==> flow/design.v <==
module MAC(  
  input         clock,  
  input  [7:0]  io_a,  
  input  [7:0]  io_b,  
  input  [15:0] io_c,  
  output [16:0] io_y  
);
  reg [7:0] rA;  
  reg [7:0] rB;  
  reg [15:0] rC;  
  wire [15:0] mult;  
  assign mult = $signed(rA) * $signed(rB);  
  assign io_y = $signed(rC) + $signed(mult);  
  always @(posedge clock) begin
    rA <= io_a;
    rB <= io_b;
    rC <= io_c;
  end
endmodule
module Adder(  
  input         clock,  
  input  [16:0] io_a,  
  input  [16:0] io_b,  
  output [17:0] io_y  
);
  reg [16:0] rA;  
  reg [16:0] rB;  
  assign io_y = $signed(rA) + $signed(rB);  
  always @(posedge clock) begin
    rA <= io_a;
    rB <= io_b;
  end
endmodule
module Adder_8(  
  input         clock,  
  input  [17:0] io_a,  
  input  [17:0] io_b,  
  output [18:0] io_y  
);
  reg [17:0] rA;  
  reg [17:0] rB;  
  assign io_y = $signed(rA) + $signed(rB);  
  always @(posedge clock) begin
    rA <= io_a;
    rB <= io_b;
  end
endmodule
module Adder_12(  
  input         clock,  
  input  [18:0] io_a,  
  input  [18:0] io_b,  
  output [19:0] io_y  
);
  reg [18:0] rA;  
  reg [18:0] rB;  
  assign io_y = $signed(rA) + $signed(rB);  
  always @(posedge clock) begin
    rA <= io_a;
    rB <= io_b;
  end
endmodule
module Adder_14(  
  input         clock,  
  input  [19:0] io_a,  
  input  [19:0] io_b,  
  output [20:0] io_y  
);
  reg [19:0] rA;  
  reg [19:0] rB;  
  assign io_y = $signed(rA) + $signed(rB);  
  always @(posedge clock) begin
    rA <= io_a;
    rB <= io_b;
  end
endmodule
module DotProduct(  
  input         clock,  
  input  [7:0]  io_a_0,
  input  [7:0]  io_a_1,
  input  [7:0]  io_a_2,
  input  [7:0]  io_a_3,
  input  [7:0]  io_a_4,
  input  [7:0]  io_a_5,
  input  [7:0]  io_a_6,
  input  [7:0]  io_a_7,
  input  [7:0]  io_a_8,
  input  [7:0]  io_a_9,
  input  [7:0]  io_a_10,
  input  [7:0]  io_a_11,
  input  [7:0]  io_a_12,
  input  [7:0]  io_a_13,
  input  [7:0]  io_a_14,
  input  [7:0]  io_a_15,
  input  [7:0]  io_b_0,  
  input  [7:0]  io_b_1,  
  input  [7:0]  io_b_2,  
  input  [7:0]  io_b_3,  
  input  [7:0]  io_b_4,  
  input  [7:0]  io_b_5,  
  input  [7:0]  io_b_6,  
  input  [7:0]  io_b_7,  
  input  [7:0]  io_b_8,  
  input  [7:0]  io_b_9,  
  input  [7:0]  io_b_10,  
  input  [7:0]  io_b_11,  
  input  [7:0]  io_b_12,  
  input  [7:0]  io_b_13,  
  input  [7:0]  io_b_14,  
  input  [7:0]  io_b_15,  
  output [20:0] io_y  
);
  wire  m_0_clock;  
  wire [7:0] m_0_io_a;  
  wire [7:0] m_0_io_b;  
  wire [15:0] m_0_io_c;  
  wire [16:0] m_0_io_y;  
  wire  m_1_clock;  
  wire [7:0] m_1_io_a;  
  wire [7:0] m_1_io_b;  
  wire [15:0] m_1_io_c;  
  wire [16:0] m_1_io_y;  
  wire  m_2_clock;  
  wire [7:0] m_2_io_a;  
  wire [7:0] m_2_io_b;  
  wire [15:0] m_2_io_c;  
  wire [16:0] m_2_io_y;  
  wire  m_3_clock;  
  wire [7:0] m_3_io_a;  
  wire [7:0] m_3_io_b;  
  wire [15:0] m_3_io_c;  
  wire [16:0] m_3_io_y;  
  wire  m_4_clock;  
  wire [7:0] m_4_io_a;  
  wire [7:0] m_4_io_b;  
  wire [15:0] m_4_io_c;  
  wire [16:0] m_4_io_y;  
  wire  m_5_clock;  
  wire [7:0] m_5_io_a;  
  wire [7:0] m_5_io_b;  
  wire [15:0] m_5_io_c;  
  wire [16:0] m_5_io_y;  
  wire  m_6_clock;  
  wire [7:0] m_6_io_a;  
  wire [7:0] m_6_io_b;  
  wire [15:0] m_6_io_c;  
  wire [16:0] m_6_io_y;  
  wire  m_7_clock;  
  wire [7:0] m_7_io_a;  
  wire [7:0] m_7_io_b;  
  wire [15:0] m_7_io_c;  
  wire [16:0] m_7_io_y;  
  wire  m_8_clock;  
  wire [7:0] m_8_io_a;  
  wire [7:0] m_8_io_b;  
  wire [15:0] m_8_io_c;  
  wire [16:0] m_8_io_y;  
  wire  m_9_clock;  
  wire [7:0] m_9_io_a;  
  wire [7:0] m_9_io_b;  
  wire [15:0] m_9_io_c;  
  wire [16:0] m_9_io_y;  
  wire  m_10_clock;  
  wire [7:0] m_10_io_a;  
  wire [7:0] m_10_io_b;  
  wire [15:0] m_10_io_c;  
  wire [16:0] m_10_io_y;  
  wire  m_11_clock;  
  wire [7:0] m_11_io_a;  
  wire [7:0] m_11_io_b;  
  wire [15:0] m_11_io_c;  
  wire [16:0] m_11_io_y;  
  wire  m_12_clock;  
  wire [7:0] m_12_io_a;  
  wire [7:0] m_12_io_b;  
  wire [15:0] m_12_io_c;  
  wire [16:0] m_12_io_y;  
  wire  m_13_clock;  
  wire [7:0] m_13_io_a;  
  wire [7:0] m_13_io_b;  
  wire [15:0] m_13_io_c;  
  wire [16:0] m_13_io_y;  
  wire  m_14_clock;  
  wire [7:0] m_14_io_a;  
  wire [7:0] m_14_io_b;  
  wire [15:0] m_14_io_c;  
  wire [16:0] m_14_io_y;  
  wire  m_15_clock;  
  wire [7:0] m_15_io_a;  
  wire [7:0] m_15_io_b;  
  wire [15:0] m_15_io_c;  
  wire [16:0] m_15_io_y;  
  wire  a_0_0_clock;  
  wire [16:0] a_0_0_io_a;  
  wire [16:0] a_0_0_io_b;  
  wire [17:0] a_0_0_io_y;  
  wire  a_0_1_clock;  
  wire [16:0] a_0_1_io_a;  
  wire [16:0] a_0_1_io_b;  
  wire [17:0] a_0_1_io_y;  
  wire  a_0_2_clock;  
  wire [16:0] a_0_2_io_a;  
  wire [16:0] a_0_2_io_b;  
  wire [17:0] a_0_2_io_y;  
  wire  a_0_3_clock;  
  wire [16:0] a_0_3_io_a;  
  wire [16:0] a_0_3_io_b;  
  wire [17:0] a_0_3_io_y;  
  wire  a_0_4_clock;  
  wire [16:0] a_0_4_io_a;  
  wire [16:0] a_0_4_io_b;  
  wire [17:0] a_0_4_io_y;  
  wire  a_0_5_clock;  
  wire [16:0] a_0_5_io_a;  
  wire [16:0] a_0_5_io_b;  
  wire [17:0] a_0_5_io_y;  
  wire  a_0_6_clock;  
  wire [16:0] a_0_6_io_a;  
  wire [16:0] a_0_6_io_b;  
  wire [17:0] a_0_6_io_y;  
  wire  a_0_7_clock;  
  wire [16:0] a_0_7_io_a;  
  wire [16:0] a_0_7_io_b;  
  wire [17:0] a_0_7_io_y;  
  wire  a_1_0_clock;  
  wire [17:0] a_1_0_io_a;  
  wire [17:0] a_1_0_io_b;  
  wire [18:0] a_1_0_io_y;  
  wire  a_1_1_clock;  
  wire [17:0] a_1_1_io_a;  
  wire [17:0] a_1_1_io_b;  
  wire [18:0] a_1_1_io_y;  
  wire  a_1_2_clock;  
  wire [17:0] a_1_2_io_a;  
  wire [17:0] a_1_2_io_b;  
  wire [18:0] a_1_2_io_y;  
  wire  a_1_3_clock;  
  wire [17:0] a_1_3_io_a;  
  wire [17:0] a_1_3_io_b;  
  wire [18:0] a_1_3_io_y;  
  wire  a_2_0_clock;  
  wire [18:0] a_2_0_io_a;  
  wire [18:0] a_2_0_io_b;  
  wire [19:0] a_2_0_io_y;  
  wire  a_2_1_clock;  
  wire [18:0] a_2_1_io_a;  
  wire [18:0] a_2_1_io_b;  
  wire [19:0] a_2_1_io_y;  
  wire  a_3_0_clock;  
  wire [19:0] a_3_0_io_a;  
  wire [19:0] a_3_0_io_b;  
  wire [20:0] a_3_0_io_y;  
  MAC m_0 (  
    .clock(m_0_clock),
    .io_a(m_0_io_a),
    .io_b(m_0_io_b),
    .io_c(m_0_io_c),
    .io_y(m_0_io_y)
  );
  MAC m_1 (  
    .clock(m_1_clock),
    .io_a(m_1_io_a),
    .io_b(m_1_io_b),
    .io_c(m_1_io_c),
    .io_y(m_1_io_y)
  );
  MAC m_2 (  
    .clock(m_2_clock),
    .io_a(m_2_io_a),
    .io_b(m_2_io_b),
    .io_c(m_2_io_c),
    .io_y(m_2_io_y)
  );
  MAC m_3 (  
    .clock(m_3_clock),
    .io_a(m_3_io_a),
    .io_b(m_3_io_b),
    .io_c(m_3_io_c),
    .io_y(m_3_io_y)
  );
  MAC m_4 (  
    .clock(m_4_clock),
    .io_a(m_4_io_a),
    .io_b(m_4_io_b),
    .io_c(m_4_io_c),
    .io_y(m_4_io_y)
  );
  MAC m_5 (  
    .clock(m_5_clock),
    .io_a(m_5_io_a),
    .io_b(m_5_io_b),
    .io_c(m_5_io_c),
    .io_y(m_5_io_y)
  );
  MAC m_6 (  
    .clock(m_6_clock),
    .io_a(m_6_io_a),
    .io_b(m_6_io_b),
    .io_c(m_6_io_c),
    .io_y(m_6_io_y)
  );
  MAC m_7 (  
    .clock(m_7_clock),
    .io_a(m_7_io_a),
    .io_b(m_7_io_b),
    .io_c(m_7_io_c),
    .io_y(m_7_io_y)
  );
  MAC m_8 (  
    .clock(m_8_clock),
    .io_a(m_8_io_a),
    .io_b(m_8_io_b),
    .io_c(m_8_io_c),
    .io_y(m_8_io_y)
  );
  MAC m_9 (  
    .clock(m_9_clock),
    .io_a(m_9_io_a),
    .io_b(m_9_io_b),
    .io_c(m_9_io_c),
    .io_y(m_9_io_y)
  );
  MAC m_10 (  
    .clock(m_10_clock),
    .io_a(m_10_io_a),
    .io_b(m_10_io_b),
    .io_c(m_10_io_c),
    .io_y(m_10_io_y)
  );
  MAC m_11 (  
    .clock(m_11_clock),
    .io_a(m_11_io_a),
    .io_b(m_11_io_b),
    .io_c(m_11_io_c),
    .io_y(m_11_io_y)
  );
  MAC m_12 (  
    .clock(m_12_clock),
    .io_a(m_12_io_a),
    .io_b(m_12_io_b),
    .io_c(m_12_io_c),
    .io_y(m_12_io_y)
  );
  MAC m_13 (  
    .clock(m_13_clock),
    .io_a(m_13_io_a),
    .io_b(m_13_io_b),
    .io_c(m_13_io_c),
    .io_y(m_13_io_y)
  );
  MAC m_14 (  
    .clock(m_14_clock),
    .io_a(m_14_io_a),
    .io_b(m_14_io_b),
    .io_c(m_14_io_c),
    .io_y(m_14_io_y)
  );
  MAC m_15 (  
    .clock(m_15_clock),
    .io_a(m_15_io_a),
    .io_b(m_15_io_b),
    .io_c(m_15_io_c),
    .io_y(m_15_io_y)
  );
  Adder a_0_0 (  
    .clock(a_0_0_clock),
    .io_a(a_0_0_io_a),
    .io_b(a_0_0_io_b),
    .io_y(a_0_0_io_y)
  );
  Adder a_0_1 (  
    .clock(a_0_1_clock),
    .io_a(a_0_1_io_a),
    .io_b(a_0_1_io_b),
    .io_y(a_0_1_io_y)
  );
  Adder a_0_2 (  
    .clock(a_0_2_clock),
    .io_a(a_0_2_io_a),
    .io_b(a_0_2_io_b),
    .io_y(a_0_2_io_y)
  );
  Adder a_0_3 (  
    .clock(a_0_3_clock),
    .io_a(a_0_3_io_a),
    .io_b(a_0_3_io_b),
    .io_y(a_0_3_io_y)
  );
  Adder a_0_4 (  
    .clock(a_0_4_clock),
    .io_a(a_0_4_io_a),
    .io_b(a_0_4_io_b),
    .io_y(a_0_4_io_y)
  );
  Adder a_0_5 (  
    .clock(a_0_5_clock),
    .io_a(a_0_5_io_a),
    .io_b(a_0_5_io_b),
    .io_y(a_0_5_io_y)
  );
  Adder a_0_6 (  
    .clock(a_0_6_clock),
    .io_a(a_0_6_io_a),
    .io_b(a_0_6_io_b),
    .io_y(a_0_6_io_y)
  );
  Adder a_0_7 (  
    .clock(a_0_7_clock),
    .io_a(a_0_7_io_a),
    .io_b(a_0_7_io_b),
    .io_y(a_0_7_io_y)
  );
  Adder_8 a_1_0 (  
    .clock(a_1_0_clock),
    .io_a(a_1_0_io_a),
    .io_b(a_1_0_io_b),
    .io_y(a_1_0_io_y)
  );
  Adder_8 a_1_1 (  
    .clock(a_1_1_clock),
    .io_a(a_1_1_io_a),
    .io_b(a_1_1_io_b),
    .io_y(a_1_1_io_y)
  );
  Adder_8 a_1_2 (  
    .clock(a_1_2_clock),
    .io_a(a_1_2_io_a),
    .io_b(a_1_2_io_b),
    .io_y(a_1_2_io_y)
  );
  Adder_8 a_1_3 (  
    .clock(a_1_3_clock),
    .io_a(a_1_3_io_a),
    .io_b(a_1_3_io_b),
    .io_y(a_1_3_io_y)
  );
  Adder_12 a_2_0 (  
    .clock(a_2_0_clock),
    .io_a(a_2_0_io_a),
    .io_b(a_2_0_io_b),
    .io_y(a_2_0_io_y)
  );
  Adder_12 a_2_1 (  
    .clock(a_2_1_clock),
    .io_a(a_2_1_io_a),
    .io_b(a_2_1_io_b),
    .io_y(a_2_1_io_y)
  );
  Adder_14 a_3_0 (  
    .clock(a_3_0_clock),
    .io_a(a_3_0_io_a),
    .io_b(a_3_0_io_b),
    .io_y(a_3_0_io_y)
  );
  assign io_y = a_3_0_io_y;  
  assign m_0_clock = clock;  
  assign m_0_io_a = io_a_0;  
  assign m_0_io_b = io_b_0;  
  assign m_0_io_c = 16'sh0;  
  assign m_1_clock = clock;  
  assign m_1_io_a = io_a_1;  
  assign m_1_io_b = io_b_1;  
  assign m_1_io_c = 16'sh0;  
  assign m_2_clock = clock;  
  assign m_2_io_a = io_a_2;  
  assign m_2_io_b = io_b_2;  
  assign m_2_io_c = 16'sh0;  
  assign m_3_clock = clock;  
  assign m_3_io_a = io_a_3;  
  assign m_3_io_b = io_b_3;  
  assign m_3_io_c = 16'sh0;  
  assign m_4_clock = clock;  
  assign m_4_io_a = io_a_4;  
  assign m_4_io_b = io_b_4;  
  assign m_4_io_c = 16'sh0;  
  assign m_5_clock = clock;  
  assign m_5_io_a = io_a_5;  
  assign m_5_io_b = io_b_5;  
  assign m_5_io_c = 16'sh0;  
  assign m_6_clock = clock;  
  assign m_6_io_a = io_a_6;  
  assign m_6_io_b = io_b_6;  
  assign m_6_io_c = 16'sh0;  
  assign m_7_clock = clock;  
  assign m_7_io_a = io_a_7;  
  assign m_7_io_b = io_b_7;  
  assign m_7_io_c = 16'sh0;  
  assign m_8_clock = clock;  
  assign m_8_io_a = io_a_8;  
  assign m_8_io_b = io_b_8;  
  assign m_8_io_c = 16'sh0;  
  assign m_9_clock = clock;  
  assign m_9_io_a = io_a_9;  
  assign m_9_io_b = io_b_9;  
  assign m_9_io_c = 16'sh0;  
  assign m_10_clock = clock;  
  assign m_10_io_a = io_a_10;  
  assign m_10_io_b = io_b_10;  
  assign m_10_io_c = 16'sh0;  
  assign m_11_clock = clock;  
  assign m_11_io_a = io_a_11;  
  assign m_11_io_b = io_b_11;  
  assign m_11_io_c = 16'sh0;  
  assign m_12_clock = clock;  
  assign m_12_io_a = io_a_12;  
  assign m_12_io_b = io_b_12;  
  assign m_12_io_c = 16'sh0;  
  assign m_13_clock = clock;  
  assign m_13_io_a = io_a_13;  
  assign m_13_io_b = io_b_13;  
  assign m_13_io_c = 16'sh0;  
  assign m_14_clock = clock;  
  assign m_14_io_a = io_a_14;  
  assign m_14_io_b = io_b_14;  
  assign m_14_io_c = 16'sh0;  
  assign m_15_clock = clock;  
  assign m_15_io_a = io_a_15;  
  assign m_15_io_b = io_b_15;  
  assign m_15_io_c = 16'sh0;  
  assign a_0_0_clock = clock;  
  assign a_0_0_io_a = m_0_io_y;  
  assign a_0_0_io_b = m_1_io_y;  
  assign a_0_1_clock = clock;  
  assign a_0_1_io_a = m_2_io_y;  
  assign a_0_1_io_b = m_3_io_y;  
  assign a_0_2_clock = clock;  
  assign a_0_2_io_a = m_4_io_y;  
  assign a_0_2_io_b = m_5_io_y;  
  assign a_0_3_clock = clock;  
  assign a_0_3_io_a = m_6_io_y;  
  assign a_0_3_io_b = m_7_io_y;  
  assign a_0_4_clock = clock;  
  assign a_0_4_io_a = m_8_io_y;  
  assign a_0_4_io_b = m_9_io_y;  
  assign a_0_5_clock = clock;  
  assign a_0_5_io_a = m_10_io_y;  
  assign a_0_5_io_b = m_11_io_y;  
  assign a_0_6_clock = clock;  
  assign a_0_6_io_a = m_12_io_y;  
  assign a_0_6_io_b = m_13_io_y;  
  assign a_0_7_clock = clock;  
  assign a_0_7_io_a = m_14_io_y;  
  assign a_0_7_io_b = m_15_io_y;  
  assign a_1_0_clock = clock;  
  assign a_1_0_io_a = a_0_0_io_y;  
  assign a_1_0_io_b = a_0_1_io_y;  
  assign a_1_1_clock = clock;  
  assign a_1_1_io_a = a_0_2_io_y;  
  assign a_1_1_io_b = a_0_3_io_y;  
  assign a_1_2_clock = clock;  
  assign a_1_2_io_a = a_0_4_io_y;  
  assign a_1_2_io_b = a_0_5_io_y;  
  assign a_1_3_clock = clock;  
  assign a_1_3_io_a = a_0_6_io_y;  
  assign a_1_3_io_b = a_0_7_io_y;  
  assign a_2_0_clock = clock;  
  assign a_2_0_io_a = a_1_0_io_y;  
  assign a_2_0_io_b = a_1_1_io_y;  
  assign a_2_1_clock = clock;  
  assign a_2_1_io_a = a_1_2_io_y;  
  assign a_2_1_io_b = a_1_3_io_y;  
  assign a_3_0_clock = clock;  
  assign a_3_0_io_a = a_2_0_io_y;  
  assign a_3_0_io_b = a_2_1_io_y;  
endmodule
# Step by step through the tools: DotProduct
# The steps from the RTL of DotProduct to its reports follow in flow order.
# Line numbers count from 1 in the design file above.
# Operators: Yosys type, input widths -> output width; for muxes data width and select width s.
# Not given: -
# design
design	DotProduct
clk_port	clock
library	sky130hd
corner	tt_025C_1v80

# Elaborated design
# Source: Yosys, flattened and elaborated, memories not mapped. Widths are those after wreduce; folded enables and synchronous resets count as part of the registers. Registers that Yosys merges into a memory's read port (data or address) are not register bits. Print and check cells do not count. Equal cells are merged and count once.
# word_totals
input_bits	257
mem_bits_ro	0
output_inout_bits	21
memories	0
latchBits	0
clocked_rd_ports_x_width	0
mem_bits_rw	0
ff_bits	758
# op_classes
n_mul	16
addsub	15
n_div	0
n_shift	0
n_mux	0
reduce_logical	0
eq_ne	0
n_logic	0
n_cmp	0
# ops
cell	count
$mul 8x8->16	16
$add 16x16->17	8
$add 17x17->18	4
$add 18x18->19	2
$add 19x19->20	1

# Logic depth
# Yosys ltp: most cells in a row. Word level: on the elaborated netlist, between registers, memories and ports. Mapped: between sequential cells and ports; inverters and the memories' decode and read muxes count.
# depth
ltp_word	1
abc_area	0
depth_mapped	17
mapped_depth_nobuf	17

# Mapped cells and area
# The flow's flattened synthesis, as Yosys stat reports it; memories are mapped. The netlist is that of the ABC_AREA named above (0 if unset); the other value can give another one.
# mapped
cells	6888
buf_cells	6
mapped_area_um2	66322.4
ffs	758
# by_type
cell_type	count
sky130_fd_sc_hd__fa_1	895
sky130_fd_sc_hd__dfxtp_1	758
sky130_fd_sc_hd__ha_1	715
sky130_fd_sc_hd__inv_1	1447
sky130_fd_sc_hd__and2_1	686
sky130_fd_sc_hd__xnor2_1	366
sky130_fd_sc_hd__nand2_1	359
sky130_fd_sc_hd__a21oi_1	239
sky130_fd_sc_hd__nor2_1	273
sky130_fd_sc_hd__nor2b_1	143
sky130_fd_sc_hd__o21ai_0	163
sky130_fd_sc_hd__a21o_1	79
sky130_fd_sc_hd__o21a_1	71
sky130_fd_sc_hd__nand2b_1	82
sky130_fd_sc_hd__nor3_1	82
sky130_fd_sc_hd__xor2_1	44
sky130_fd_sc_hd__nand3_1	62
sky130_fd_sc_hd__a211oi_1	28
# Other cell types: 56; their cells: 396.
# The figures by module come from a second, unflattened synthesis with its own total; it is not the netlist above.
# hier_totals
hier_cells	8075
hier_area_um2	83965.5
# Each row is one instance without its submodules.
# modules
module	n_cells	instances	mod_area_um2
MAC	349	16	3689.8
Adder	161	8	1600.3
Adder_8	159	4	1604.0
Adder_12	191	2	1899.3
Adder_14	184	1	1908.1
(no name shown)	1	1	3.8

# Worst setup path after synthesis
# Source: OpenSTA report_checks on the synthesized netlist (no wires, ideal clock, input and output delay 20% of the period each), path of least setup slack; recovery checks are left aside. Register names are those of the netlist, which keeps one name where synthesis merged equal registers.
# synth_path
path_kind	reg-to-reg
from	register m_0.rB[7]
to	register a_0_0.rA[15]
t_arrival_ps	4102
slack_ps	778
clock_period_ps	5000
path_stages	16
delay_ps	4222
setup_ps	120
launch_ps	0
path_buffers	0
synth_period_reached_ps	4222
# "delay_ps" is the arrival time less input delay plus setup time.
# "path_stages": output pins that drive a net of the path, with the launching flip-flop's if there is one; two outputs of one cell count as two.
# "synth_period_reached_ps" is the clock period less the worst setup slack; recovery checks do not enter. This is arithmetic on one report: input and output delays are still those of the set period (20% each).
# The rows between start and end are the longest chain of elaborated cells between them; the timing report does not say that the signal goes this way. Where chains are equally long, one stands for them.
# A line is the first line of the expression or statement that the cell stems from. Yosys adds cells for indexed reads and writes and turns some case tables into memories.
# synth_via
path_cell_list	sky130_fd_sc_hd__dfxtp_1 sky130_fd_sc_hd__clkinv_1 sky130_fd_sc_hd__fa_1 sky130_fd_sc_hd__fa_1 sky130_fd_sc_hd__inv_1 sky130_fd_sc_hd__fa_1 sky130_fd_sc_hd__inv_1 sky130_fd_sc_hd__fa_1 sky130_fd_sc_hd__inv_1 sky130_fd_sc_hd__ha_1 sky130_fd_sc_hd__o21a_1 sky130_fd_sc_hd__nor2_1 sky130_fd_sc_hd__nor3_1 sky130_fd_sc_hd__a2111oi_0 sky130_fd_sc_hd__a21oi_1 sky130_fd_sc_hd__xnor2_1
elab_chain_len	1
cells_between	1
cone_lines	1
# synth_lines
item	line_no	source
from (decl)	9	reg [7:0] rB;
from (assign)	16	rB <= io_b;
$mul 8x8->16	12	assign mult = $signed(rA) * $signed(rB);
to (assign)	30	rA <= io_a;
to (decl)	26	reg [16:0] rA;

# Worst path after layout
# From the final timing report of flow run 1: the path of least setup slack in the routed layout; clock arrival at registers is part of the times.
# The path's times are printed in steps of 10 ps; the period is the one set.
# layout_path
path_kind	reg-to-output
from	register a_3_0.rB[0]
to	output io_y[14]
clock_period_ps	4770
t_arrival_ps	4050
out_delay_ps	950
slack_ps	-230
launch_ps	710
path_stages	12
path_buffers	1
# The rows between start and end are the longest chain of elaborated cells between them; the timing report does not say that the signal goes this way. Where chains are equally long, one stands for them.
# layout_via
path_cell_list	sky130_fd_sc_hd__dfxtp_1 sky130_fd_sc_hd__ha_1 sky130_fd_sc_hd__inv_1 sky130_fd_sc_hd__fa_1 sky130_fd_sc_hd__nor2b_1 sky130_fd_sc_hd__o21ai_0 sky130_fd_sc_hd__a21boi_2 sky130_fd_sc_hd__o221ai_2 sky130_fd_sc_hd__o21ai_1 sky130_fd_sc_hd__a21oi_1 sky130_fd_sc_hd__xnor2_1 sky130_fd_sc_hd__clkdlybuf4s50_1
elab_chain_len	1
cells_between	1
cone_lines	1
# layout_lines
item	line_no	source
from (decl)	69	reg [19:0] rB;
from (assign)	73	rB <= io_b;
$add 19x19->20	70	assign io_y = $signed(rA) + $signed(rB);
to (decl)	110	output [20:0] io_y

Subject: flow runs of DotProduct

Hi,

Settings and measured results of 3 stored flow runs for module DotProduct (sky130hd), not sorted in any way. The constraints put input and output delay at 20% of the set period each and load the outputs with 0.01 pF.
By "fin_power_mw" is meant OpenSTA's value without simulated activity: inputs other than the clock are taken to toggle once in ten clock periods, and the tool carries that through the logic.

Flow run 1, flow files:
==> flow/run.sh <==
#!/bin/bash
# the make line also repeats the synthesis and layout settings of config.mk as NAME=value (left out here)
make -C /OpenROAD-flow-scripts/flow DESIGN_CONFIG=/design/flow/config.mk WORK_HOME=/design/flow/orfs CLKGATE_MAP_FILE= finish
==> flow/config.mk <==
export PLATFORM = sky130hd
export DESIGN_NAME = DotProduct
export DESIGN_NICKNAME = DotProduct
export VERILOG_FILES = /design/flow/design.v
export SDC_FILE = /design/flow/constraint.sdc
export NUM_CORES = 4
export LEC_CHECK = 0
export CAP_MARGIN = 20
export CORE_MARGIN = 2
export CORE_UTILIZATION = 40
export SETUP_SLACK_MARGIN = -0.27
export SLEW_MARGIN = 20
==> flow/constraint.sdc <==
create_clock -name core_clock -period 4.77 [get_ports {clock}]
set_input_delay 0.9540 -clock core_clock [delete_from_list [all_inputs] [get_ports {clock}]]
set_output_delay 0.9540 -clock core_clock [all_outputs]
set_load 0.01 [all_outputs]

==> results of flow run 1, as CSV <==
result,value
timing.setup.ws_ps,-235
fin_power_mw,51.582
synthesis_area_um2,66322.4
fin_hold_ws_ps,462
design.die.area_um2,169077.0
finalCellArea_um2,75168.3
finalUtil_pct,45.6
tns_setup_ps,-235

Flow run 2, flow files:
==> flow/run.sh <==
#!/bin/bash
# the make line also repeats the synthesis and layout settings of config.mk as NAME=value (left out here)
make -C /OpenROAD-flow-scripts/flow DESIGN_CONFIG=/design/flow/config.mk WORK_HOME=/design/flow/orfs CLKGATE_MAP_FILE= finish
==> flow/config.mk <==
export PLATFORM = sky130hd
export DESIGN_NAME = DotProduct
export DESIGN_NICKNAME = DotProduct
export VERILOG_FILES = /design/flow/design.v
export SDC_FILE = /design/flow/constraint.sdc
export NUM_CORES = 4
export LEC_CHECK = 0
export CAP_MARGIN = 20
export CORE_MARGIN = 2
export CORE_UTILIZATION = 40
export SLEW_MARGIN = 20
==> flow/constraint.sdc <==
create_clock -name core_clock -period 3.0 [get_ports {clock}]
set_input_delay 0.6000 -clock core_clock [delete_from_list [all_inputs] [get_ports {clock}]]
set_output_delay 0.6000 -clock core_clock [all_outputs]
set_load 0.01 [all_outputs]

==> results of flow run 2, as CSV <==
result,value
timing.setup.ws_ps,-1088
fin_power_mw,101.941
synthesis_area_um2,66322.4
fin_hold_ws_ps,315
design.die.area_um2,169077.0
finalCellArea_um2,87976.9
finalUtil_pct,53.4
tns_setup_ps,-122472

Flow run 3, flow files:
==> flow/run.sh <==
#!/bin/bash
# the make line also repeats the synthesis and layout settings of config.mk as NAME=value (left out here)
make -C /OpenROAD-flow-scripts/flow DESIGN_CONFIG=/design/flow/config.mk WORK_HOME=/design/flow/orfs CLKGATE_MAP_FILE= finish
==> flow/config.mk <==
export PLATFORM = sky130hd
export DESIGN_NAME = DotProduct
export DESIGN_NICKNAME = DotProduct
export VERILOG_FILES = /design/flow/design.v
export SDC_FILE = /design/flow/constraint.sdc
export NUM_CORES = 4
export LEC_CHECK = 0
export CAP_MARGIN = 20
export CORE_MARGIN = 2
export CORE_UTILIZATION = 40
export SLEW_MARGIN = 20
==> flow/constraint.sdc <==
create_clock -name core_clock -period 5.0 [get_ports {clock}]
set_input_delay 1.0000 -clock core_clock [delete_from_list [all_inputs] [get_ports {clock}]]
set_output_delay 1.0000 -clock core_clock [all_outputs]
set_load 0.01 [all_outputs]

==> results of flow run 3, as CSV <==
result,value
timing.setup.ws_ps,295
fin_power_mw,49.219
synthesis_area_um2,66322.4
fin_hold_ws_ps,450
design.die.area_um2,169077.0
finalCellArea_um2,75169.6
finalUtil_pct,45.6
tns_setup_ps,0

Regards
